==> flow/design.v <==
module mux2 #(parameter n = 16) (Out, InA, InB, Select);
	input 	[n-1:0]	InA, InB;
	input			Select;
	output 	[n-1:0]	Out;
	assign Out = Select ? InB : InA;
endmodule
module add(Out, InA, InB);
	input 		[4:0] InA, InB;
	output reg	[4:0] Out;
	always @(*) begin
		Out = InA + InB;
	end
endmodule
module SignExtend(Out, In);
	input 	[4:0] 	In;
	output 	[15:0] 	Out;
	assign Out = In[4] ? {11'b11111111111, In}:{11'b00000000000, In};
endmodule
module ALU (Out, Zero, InA, InB, ALU_opcode);
	input signed		[15:0]	InA, InB;
	input				[2:0]	ALU_opcode;
	output reg signed	[15:0]	Out;
	output reg					Zero;
	always @(*) begin
		case (ALU_opcode)
			3'd0:	Out = InA + InB;
			3'd1:	Out = InA - InB;
			3'd2:	Out = InA & InB;
			3'd3:	Out = InA | InB;
			3'd4:	Out = InA ^ InB;
			3'd5:	Out = InA >> InB[2:0];
			3'd6:	Out = InA >>> InB[2:0];
			3'd7:	Out = InA << InB[2:0];
		endcase
		Zero = (Out == 16'd0) ? 1'b1 : 1'b0;
	end
endmodule
module PC(PC, In, RST, CLK);
	input		[4:0] 	In;
	input 				CLK, RST;
	output reg	[4:0] 	PC;
	always @(posedge CLK) begin
		if (RST)
			PC <= 5'd0;
		else
			PC <= In;
	end
endmodule
module RegFile(	ReadData1, 
				ReadData2,
				REG0,
				REG1,
				REG2,
				REG3,
				REG4,
				REG5,
				REG6,
				REG7,
				WriteData, 
				ReadWriteEn, 
				WriteAddress, 
				ReadAddress1, 
				ReadAddress2, 
				RST,
				CLK);
	input 			ReadWriteEn, RST, CLK;	
	input	[2:0] 	WriteAddress, ReadAddress1, ReadAddress2;
	input	[15:0] 	WriteData;
	output 	[15:0] 	ReadData1, ReadData2;
	output	[15:0] 	REG0, REG1, REG2, REG3, REG4, REG5, REG6, REG7;
	reg 	[15:0] array_reg [7:0];
	reg 	[15:0] reg1, reg2;
	integer i;
	always @(posedge CLK) begin
		if (RST) begin
			for (i=0; i<8; i=i+1)
				array_reg[i] <= 16'd0;
		end
		else if(ReadWriteEn) begin
			if (WriteAddress != 3'd0)
				array_reg[WriteAddress] <= WriteData;	
		end
	end
	always @(*) begin 
			reg1 = array_reg[ReadAddress1];
			reg2 = array_reg[ReadAddress2];
	end	
	assign REG0 = array_reg[0];
	assign REG1 = array_reg[1];
	assign REG2 = array_reg[2];
	assign REG3 = array_reg[3];
	assign REG4 = array_reg[4];
	assign REG5 = array_reg[5];
	assign REG6 = array_reg[6];
	assign REG7 = array_reg[7];
	assign ReadData1 = reg1;
	assign ReadData2 = reg2;
endmodule
module DMEM(ReadData, Address, WriteData, WriteEn, RST, CLK);
	input 				CLK, RST, WriteEn;
	input 		[15:0] 	Address, WriteData;
	output 	 	[15:0] 	ReadData;
	reg [15:0] array_reg [15:0];
	integer i;
	always @ (posedge CLK)begin
		if (RST) begin
			for (i=0; i<16; i=i+1)
				array_reg[i] <= 16'd0;
		end
		else if (WriteEn)
			array_reg[Address[3:0]] <= WriteData;
	end
	assign ReadData = array_reg[Address[3:0]];
endmodule
module Control(PCSrc, RegSrc, RegWrEn, ALUSrc, ALUopcode, DmemWrEn, WrSrc, INST, z);
	input				z;
	input		[4:0] 	INST;
	output reg	[2:0] 	ALUopcode;
	output reg 			PCSrc, RegSrc, RegWrEn, ALUSrc, DmemWrEn, WrSrc;
	always @(*) begin
		PCSrc = 1'b0;
		RegSrc = 1'b0;
		RegWrEn = 1'b0;
		ALUSrc = 1'b0;
		DmemWrEn = 1'b0;
		WrSrc = 1'b1;
		ALUopcode = 3'd0;
		if(INST[4] == 1'b0) begin		 
			PCSrc = 1'b0;
			RegSrc = 1'b1;
			RegWrEn = 1'b1;
			ALUSrc = 1'b0; 				
			DmemWrEn = 1'b0;
			WrSrc = 1'b1;
			if(INST[3:0] == 4'b0010) ALUopcode = 3'd0; 	 
			if(INST[3:0] == 4'b0011) ALUopcode = 3'd1;	 
			if(INST[3:0] == 4'b0100) ALUopcode = 3'd2;	 
			if(INST[3:0] == 4'b0101) ALUopcode = 3'd3;	 
			if(INST[3:0] == 4'b0110) ALUopcode = 3'd4;	 
			if(INST[3:0] == 4'b1000) ALUopcode = 3'd5; 	 
			if(INST[3:0] == 4'b1001) ALUopcode = 3'd6;	 
			if(INST[3:0] == 4'b1010) ALUopcode = 3'd7;	 
		end
		else if(INST[4] == 1'd1) begin
			if(INST[3] == 1'b0) begin 			 
				PCSrc = 1'b0;
				RegSrc = 1'b1;
				RegWrEn = 1'b1;
				ALUSrc = 1'b1;
				DmemWrEn = 1'b0;
				WrSrc = 1'b1;
				if(INST[2:0] == 3'b010) ALUopcode = 3'd0; 	 
				if(INST[2:0] == 3'b100) ALUopcode = 3'd2;	 
				if(INST[2:0] == 3'b101) ALUopcode = 3'd3;	 
				if(INST[2:0] == 3'b110) ALUopcode = 3'd4;	 
			end
			else if (INST[3] == 1'b1) begin
				if (INST[3:0] == 4'b1100) begin     
					PCSrc = 1'b0;
					RegSrc = 1'b0;
					RegWrEn = 1'b1;
					ALUSrc = 1'b1;
					DmemWrEn = 1'b0;
					WrSrc = 1'b0;
					ALUopcode = 3'd0; 	 
				end
				else if (INST[3:0] == 4'b1101) begin     
					PCSrc = 1'b0;
					RegSrc = 1'b0;
					RegWrEn = 1'b0;
					ALUSrc = 1'b1;
					DmemWrEn = 1'b1;
					WrSrc = 1'b0;
					ALUopcode = 3'd0; 	 
				end
				else if (INST[3:0] == 4'b1110) begin     
					RegSrc = 1'b0;
					RegWrEn = 1'b0;
					ALUSrc = 1'b0;
					DmemWrEn = 1'b0;
					WrSrc = 1'b1;
					ALUopcode = 3'd1; 	 
					if(z == 1'b1)
						PCSrc = 1'b1;
					else	
						PCSrc = 1'b0;
				end
				else if (INST[3:0] == 4'b1111) begin     
					RegSrc = 1'b0;
					RegWrEn = 1'b0;
					ALUSrc = 1'b0;
					DmemWrEn = 1'b0;
					WrSrc = 1'b1;
					ALUopcode = 3'd1; 	 
					if(z == 1'b1)
						PCSrc = 1'b0;
					else	
						PCSrc = 1'b1;
				end
			end
		end
	end
endmodule
module Datapath (CLK, RST, INSTR, PCSrc, RegSrc, RegWrEn, ALUSrc, ALUopcode, DmemWrEn, WrSrc, INST, Zero, PC,
				REG0, REG1, REG2, REG3, REG4, REG5, REG6, REG7, ALU_result, outDMEM, ALU_A, ALU_B
				);
	input			CLK, RST, PCSrc, RegSrc, RegWrEn, ALUSrc, DmemWrEn, WrSrc;
	input 	[2:0]	ALUopcode;
	input	[15:0]	INSTR;
	output	[5:0]	PC;
	output 	[15:0]	REG0, REG1, REG2, REG3, REG4, REG5, REG6, REG7;
	output	[15:0]	ALU_result, outDMEM;
	output	[4:0]	INST;
	output			Zero;
	output	[15:0]	ALU_A, ALU_B;
	wire	[15:0]	instruction;
	wire 	[4:0]	PCout;
	wire	[4:0]	pc0, pc1, muxPC;
	wire	[2:0]	muxRegFile;
	wire	[15:0]	A, B;
	wire	[15:0]	kq_signExtend, muxALU;
	wire	[15:0]	outALU;
	wire	[15:0]	muxDataWr;
	mux2 #(.n(5)) inst0(.Select(PCSrc), .InA(pc0), .InB(pc1), .Out(muxPC));
	PC inst1(.CLK(CLK), .RST(RST), .In(muxPC), .PC(PCout));
	add inst2(.InA(5'd1), .InB(PCout), .Out(pc0));
	assign instruction = INSTR;	 
	add inst4(.InA(instruction[4:0]), .InB(PCout), .Out(pc1));
	assign PC = PCout << 1;
	assign INST = instruction[15:11];
	mux2 #(.n(3)) inst5(.Select(RegSrc), .InA(instruction[10:8]), .InB(instruction[4:2]), .Out(muxRegFile));
	RegFile inst6 (	.ReadData1(A), 
					.ReadData2(B),
					.REG0(REG0),
					.REG1(REG1),
					.REG2(REG2),
					.REG3(REG3),
					.REG4(REG4),
					.REG5(REG5),
					.REG6(REG6),
					.REG7(REG7),
					.WriteData(muxDataWr), 
					.ReadWriteEn(RegWrEn), 
					.WriteAddress(instruction[10:8]), 
					.ReadAddress1(instruction[7:5]), 
					.ReadAddress2(muxRegFile), 
					.RST(RST),
					.CLK(CLK));
	SignExtend inst7(.In(instruction[4:0]), .Out(kq_signExtend));
	mux2 #(.n(16)) inst8(.Select(ALUSrc), .InA(B), .InB(kq_signExtend), .Out(muxALU));
	ALU inst9(.InA(A), .InB(muxALU), .ALU_opcode(ALUopcode), .Out(outALU), .Zero(Zero));
	DMEM inst10(.ReadData(outDMEM), .Address(outALU), .WriteData(B), .WriteEn(DmemWrEn), .RST(RST), .CLK(CLK));
	mux2 #(.n(16)) inst11(.Select(WrSrc), .InA(outDMEM), .InB(outALU), .Out(muxDataWr));
	assign ALU_result = outALU;
	assign ALU_A = A;
	assign ALU_B = muxALU;
endmodule
module Lab4(CLK, RST, INSTR, PC, REG0, REG1, REG2, REG3, REG4, REG5, REG6, REG7, 
		inst_opcode, ALUopcode, ALU_result, Zero, outDMEM, ALU_A, ALU_B);
	input	CLK, RST;
	input		[15:0]	INSTR;
	output 		[5:0]	PC;
	output 		[15:0]	REG0, REG1, REG2, REG3, REG4, REG5, REG6, REG7;
	output 		[4:0]	inst_opcode;
	output 		[2:0]	ALUopcode;
	output 		[15:0]	ALU_result, outDMEM, ALU_A, ALU_B;
	output				Zero;
	wire 				PCSrc, RegSrc, RegWrEn, ALUSrc, DmemWrEn, WrSrc;
	Control c(.PCSrc(PCSrc), .RegSrc(RegSrc), 
			.RegWrEn(RegWrEn), .ALUSrc(ALUSrc), 
			.ALUopcode(ALUopcode), 
			.DmemWrEn(DmemWrEn), .WrSrc(WrSrc), 
			.INST(inst_opcode), .z(Zero));
	Datapath d(	.CLK(CLK), .RST(RST), .INSTR(INSTR), .PCSrc(PCSrc), .RegSrc(RegSrc), 
				.RegWrEn(RegWrEn), .ALUSrc(ALUSrc), 
				.ALUopcode(ALUopcode), .DmemWrEn(DmemWrEn), 
				.WrSrc(WrSrc), .INST(inst_opcode), .Zero(Zero), .PC(PC),
				.REG0(REG0), .REG1(REG1), .REG2(REG2), .REG3(REG3), 
				.REG4(REG4), .REG5(REG5), .REG6(REG6), .REG7(REG7), .ALU_result(ALU_result),
				.outDMEM(outDMEM), .ALU_A(ALU_A), .ALU_B(ALU_B)
				);
endmodule
Reports on Lab4
The steps from the RTL of Lab4 to its reports follow in flow order.
Lines are those of the file above, counted from 1.
Cell names lack the library's common part.
The mark n/a stands for no value.
Inputs
  design top: Lab4
  clock input: CLK
  cell library: sky130hd
  corner: tt_025C_1v80

Word-level counts
Counts by Yosys on the flattened word-level netlist (proc, flatten, opt, wreduce; memories kept). Register bits leave out memories and registers merged into their read ports (data or address); mux counts leave out enables and synchronous resets folded into registers. Print and check cells are left out. Cells with the same type and inputs are merged into one.
Memory sizes are those after Yosys's memory passes, which may raise the word count (mostly to a power of two), join words into wider ones and drop unused or constant bits.
Bit counts
  memories kept: 2
  output and inout port bits: 207
  elaborated cells: 100
  input bits: 18
  bits in registers: 5
  memory bits (writable): 384
Cells by class
  equality and inequality tests: 21
  reductions and logical operators: 3
  shift-type cells: 3
  mux-type cells: 63
  add/subtract/negate cells: 4
  bitwise gates (word level): 3
Memory list
  d.inst10.array_reg: depth 16, width 16, line 103  | reg [15:0] array_reg [15:0];
  d.inst6.array_reg: depth 8, width 16, line 71  | reg [15:0] array_reg [7:0];
Operators with widths (number)
  16-bit parallel mux with 8-bit select: 1
  16-bit two-way mux: 8
  3-bit two-way mux: 14
  1-bit two-way mux: 33
  4-bit equality test (second input constant): 7
  3-bit equality test (second input constant): 7
  16-bit adder: 1
  16-bit subtractor: 1
  16-bit bitwise AND: 1
  16-bit bitwise OR: 1
  16-bit XOR: 1
  16-bit by 3-bit << shifter with 16-bit output: 1
  16-bit by 3-bit >> shifter with 16-bit output: 1
  16-bit by 3-bit >>> shifter with 16-bit output: 1
  16-bit logical NOT: 1
  4-bit by 3-bit equality test with 1-bit output (second input constant): 3
  4-bit two-way mux: 2
  2-bit two-way mux: 4
  3-bit by 2-bit equality test with 1-bit output (second input constant): 2
  1-bit by 5-bit adder with 5-bit output (first input constant): 1
  5-bit adder: 1
  5-bit two-way mux: 1
  4-bit by 2-bit equality test with 1-bit output (second input constant): 1
  3-bit by 1-bit equality test with 1-bit output (second input constant): 1
  3-bit logical NOT: 1
  3-bit nonzero test: 1

Longest topological paths
Depth = most cells in a row (Yosys ltp): at word level without a register or memory, in the mapped netlist without a sequential cell, where the memories' decode and read muxes count.
Depth
  depth in word-level cells: 21
  ABC_AREA: 1
  depth in mapped cells: 51
  mapped depth without buffers: 47

Synthesis result
The flow's flattened synthesis, as Yosys stat reports it; memories are mapped. The netlist is that of the ABC_AREA named above (0 if unset); the other value can give another one.
The area totals of this step are shown rounded.
Synthesis totals
  mapped area: 0.0225 mm^2
  cell count: 2762
  buffer cells: 153
  sequential area: 0.0116 mm^2
  flip-flop cells: 389
Cell types
  edfxtp_1: number 384, area in all 1.15E+04 um^2
  nand2_1: number 833, area in all 3.13E+03 um^2
  nor2_1: number 470, area in all 1.76E+03 um^2
  nand3_1: number 231, area in all 1.16E+03 um^2
  inv_1: number 214, area in all 803.27 um^2
  ha_1: number 53, area in all 663.136 um^2
  a21oi_1: number 91, area in all 455.437 um^2
  nand4_1: number 71, area in all 444.176 um^2
  o21ai_0: number 72, area in all 360.346 um^2
  clkbuf_1: number 74, area in all 277.766 um^2
  buf_2: number 54, area in all 270.259 um^2
  nand2_2: number 26, area in all 162.656 um^2
  xor2_1: number 18, area in all 157.651 um^2
  nand3b_1: number 16, area in all 120.115 um^2
  buf_4: number 14, area in all 105.101 um^2
  dfxtp_1: number 5, area in all 100.096 um^2
  nor3_1: number 17, area in all 85.082 um^2
  o2111ai_1: number 8, area in all 70.067 um^2
Other cell types: 32; their cells: 111.

Timing after synthesis
OpenSTA on the mapped netlist: ideal clock, no wires. The path of least setup slack (recovery checks aside). Input and output delay are each 20% of the period. Register names are those of the netlist, which keeps one name where synthesis merged equal registers.
Timing path post-synthesis
  path kind: in2out
  start point: in INSTR[15]
  end point: out Zero
  slack: 3.008 ns
  stages on the path: 36
  arrival time: 6.592 ns
  required time: 9.600 ns
  period: 12.0 ns
  launch time at the first pin: 2.400 ns
  delay of the path: 4.192 ns
  period reached after synthesis: 8.992 ns
"delay of the path" is the arrival time less input delay plus setup time.
At an output port there is no setup time.
"stages on the path" counts driving pins, that of a launching flip-flop among them; a cell with two outputs on the path counts twice.
"period reached after synthesis" is the clock period less the worst setup slack; recovery checks do not enter. This is arithmetic on one report: input and output delays are still those of the set period (20% each).
Between the ends stands the longest chain of elaborated cells between them, by number of cells; it is not shown to be the way that was timed. Of several equally long chains one is given.
Each line given opens the expression or statement behind the cell; cells for indexed reads and writes are added by Yosys, which also makes memories of some case tables.
A memory read counts as a cell of the chain, while the word-level depth stops at memories.
On the way, post-synthesis
  cells stage by stage: buf_4 nand2_4 buf_6 nand2_1 o21ai_4 inv_2 nand3_1 nand2_2 nand2_1 nand2_2 buf_4 buf_2 ha_1 nand2_1 nor2_1 nand3_1 nor3_1 inv_1 nor3_1 nor2_1 xor2_1 ha_1 nand2_1 nor2_1 nand4_1 nand3_1 inv_1 o21ai_0 inv_1 o21bai_1 a21oi_1 nand3_1 nand2_1 nand2_1 nand2_1 nor2_1
  cells in the longest elaborated chain: 8
RTL lines, path post-synthesis
  start: declaration: line 261  | input [15:0] INSTR;
  1-bit two-way mux: line 128  | if(INST[4] == 1'b0) begin
  3-bit two-way mux: line 5  | assign Out = Select ? InB : InA;
  memory read 8 x 16 bit: line 71  | reg [15:0] array_reg [7:0];
  16-bit two-way mux: line 5
  16-bit subtractor: line 27  | 3'd1: Out = InA - InB;
  16-bit parallel mux with 8-bit select: line 25  | case (ALU_opcode)
  16-bit logical NOT: line 35  | Zero = (Out == 16'd0) ? 1'b1 : 1'b0;
  1-bit two-way mux: line 35
  end: declaration: line 267  | output Zero;

Path in the finished layout
Path of least setup slack in the final report of flow run A (OpenROAD, finished layout, wires in). Where an end is a register, its clock arrival counts in the times.
Timing path after layout
  path kind: in2out
  start point: in INSTR[8]
  end point: out Zero
  arrival time: 9.09 ns
  period: 12.0 ns
  required time: 9.60 ns
  slack: 0.51 ns
  stages on the path: 29
  launch time at the first pin: 2.40 ns
Between the ends stands the longest chain of elaborated cells between them, by number of cells; it is not shown to be the way that was timed. Of several equally long chains one is given.
A memory read counts as a cell of the chain, while the word-level depth stops at memories.
On the way, after layout
  cells stage by stage: clkdlybuf4s50_1 nand3_4 nand2_4 buf_6 nand2_1 nand3_1 nand3_1 nand3_1 nand2_1 nor3_1 inv_1 nor3_1 nor2_1 xor2_1 ha_1 nand2_1 nor2_1 nand4_1 nand3_1 xor2_1 nand2_1 inv_1 nor2_1 buf_4 inv_1 nor4_1 nand3_1 nor2_1 clkdlybuf4s50_1
  cells in the longest elaborated chain: 7
RTL lines, path after layout
  start: declaration: line 261  | input [15:0] INSTR;
  3-bit two-way mux: line 5  | assign Out = Select ? InB : InA;
  memory read 8 x 16 bit: line 71  | reg [15:0] array_reg [7:0];
  16-bit two-way mux: line 5
  16-bit subtractor: line 27  | 3'd1: Out = InA - InB;
  16-bit parallel mux with 8-bit select: line 25  | case (ALU_opcode)
  16-bit logical NOT: line 35  | Zero = (Out == 16'd0) ? 1'b1 : 1'b0;
  1-bit two-way mux: line 35
  end: declaration: line 267  | output Zero;

FLOW RESULTS
============

Module Lab4, platform sky130hd: 3 stored runs of the flow (Yosys, OpenROAD) with differing settings, in no particular order. Input and output delays are each 20% of the period that was set; the output load is 0.01 pF.
"worst setup path time" means the part of the period allowed to the worst setup path (the constraints hold back 20% at inputs and 20% at outputs) less its slack; where the path has registers, the arrival times of their clocks count too.
By "power" is meant OpenSTA's value without simulated activity: inputs other than the clock are taken to toggle once in ten clock periods, and the tool carries that through the logic.
The measured numbers are rounded.

Flow run A
==> flow/run.sh <==
#!/bin/bash
# the make line also repeats the synthesis and layout settings of config.mk as NAME=value (left out here)
make -C /OpenROAD-flow-scripts/flow DESIGN_CONFIG=/design/flow/config.mk WORK_HOME=/design/flow/orfs CLKGATE_MAP_FILE= finish
==> flow/config.mk <==
export PLATFORM = sky130hd
export DESIGN_NAME = Lab4
export DESIGN_NICKNAME = Lab4
export VERILOG_FILES = /design/flow/design.v
export SDC_FILE = /design/flow/constraint.sdc
export NUM_CORES = 4
export LEC_CHECK = 0
export ABC_AREA = 1
export CAP_MARGIN = 20
export CELL_PAD_IN_SITES_DETAIL_PLACEMENT = 2
export CELL_PAD_IN_SITES_GLOBAL_PLACEMENT = 1
export CORE_MARGIN = 2
export CORE_UTILIZATION = 23
export HOLD_SLACK_MARGIN = 0.25
export PLACE_DENSITY = 0.6
export SLEW_MARGIN = 20
==> flow/constraint.sdc <==
create_clock -name core_clock -period 12.0 [get_ports {CLK}]
set_input_delay 2.4000 -clock core_clock [delete_from_list [all_inputs] [get_ports {CLK}]]
set_output_delay 2.4000 -clock core_clock [all_outputs]
set_load 0.01 [all_outputs]

==> results of flow run A <==
chip area after synthesis (Yosys): 0.0225 mm^2
die area: 0.1 mm^2
utilization: 28.5%
worst setup slack after layout: 0.510 ns
total negative slack: 0.000 ns
power: 4.91 mW
worst setup path time: 6.69 ns
worst setup path kind: in2out

Flow run B
==> flow/run.sh <==
#!/bin/bash
# the make line also repeats the synthesis and layout settings of config.mk as NAME=value (left out here)
make -C /OpenROAD-flow-scripts/flow DESIGN_CONFIG=/design/flow/config.mk WORK_HOME=/design/flow/orfs CLKGATE_MAP_FILE= finish
==> flow/config.mk <==
export PLATFORM = sky130hd
export DESIGN_NAME = Lab4
export DESIGN_NICKNAME = Lab4
export VERILOG_FILES = /design/flow/design.v
export SDC_FILE = /design/flow/constraint.sdc
export NUM_CORES = 4
export LEC_CHECK = 0
export ABC_AREA = 1
export CAP_MARGIN = 20
export CORE_MARGIN = 2
export CORE_UTILIZATION = 28
export CTS_CLUSTER_SIZE = 22
export GPL_ROUTABILITY_DRIVEN = 0
export MAX_ROUTING_LAYER = met5
export MIN_ROUTING_LAYER = met1
export PLACE_DENSITY = 0.5
export SLEW_MARGIN = 20
export TNS_END_PERCENT = 20
==> flow/constraint.sdc <==
create_clock -name core_clock -period 13.1 [get_ports {CLK}]
set_input_delay 2.6200 -clock core_clock [delete_from_list [all_inputs] [get_ports {CLK}]]
set_output_delay 2.6200 -clock core_clock [all_outputs]
set_load 0.01 [all_outputs]

==> results of flow run B <==
chip area after synthesis (Yosys): 0.0225 mm^2
die area: 0.0828 mm^2
utilization: 33.9%
worst setup slack after layout: 0.832 ns
total negative slack: 0.000 ns
power: 4.30 mW
worst setup path time: 7.03 ns
worst setup path kind: in2out

Flow run C
==> flow/run.sh <==
#!/bin/bash
# the make line also repeats the synthesis and layout settings of config.mk as NAME=value (left out here)
make -C /OpenROAD-flow-scripts/flow DESIGN_CONFIG=/design/flow/config.mk WORK_HOME=/design/flow/orfs CLKGATE_MAP_FILE= finish
==> flow/config.mk <==
export PLATFORM = sky130hd
export DESIGN_NAME = Lab4
export DESIGN_NICKNAME = Lab4
export VERILOG_FILES = /design/flow/design.v
export SDC_FILE = /design/flow/constraint.sdc
export NUM_CORES = 4
export LEC_CHECK = 0
export CAP_MARGIN = 20
export CORE_MARGIN = 2
export CORE_UTILIZATION = 32
export PLACE_DENSITY = 0.6
export SLEW_MARGIN = 20
==> flow/constraint.sdc <==
create_clock -name core_clock -period 11.7 [get_ports {CLK}]
set_input_delay 2.3400 -clock core_clock [delete_from_list [all_inputs] [get_ports {CLK}]]
set_output_delay 2.3400 -clock core_clock [all_outputs]
set_load 0.01 [all_outputs]

==> results of flow run C <==
chip area after synthesis (Yosys): 0.0232 mm^2
die area: 0.0746 mm^2
utilization: 39.2%
worst setup slack after layout: 0.442 ns
total negative slack: 0.000 ns
power: 5.16 mW
worst setup path time: 6.58 ns
worst setup path kind: in2out
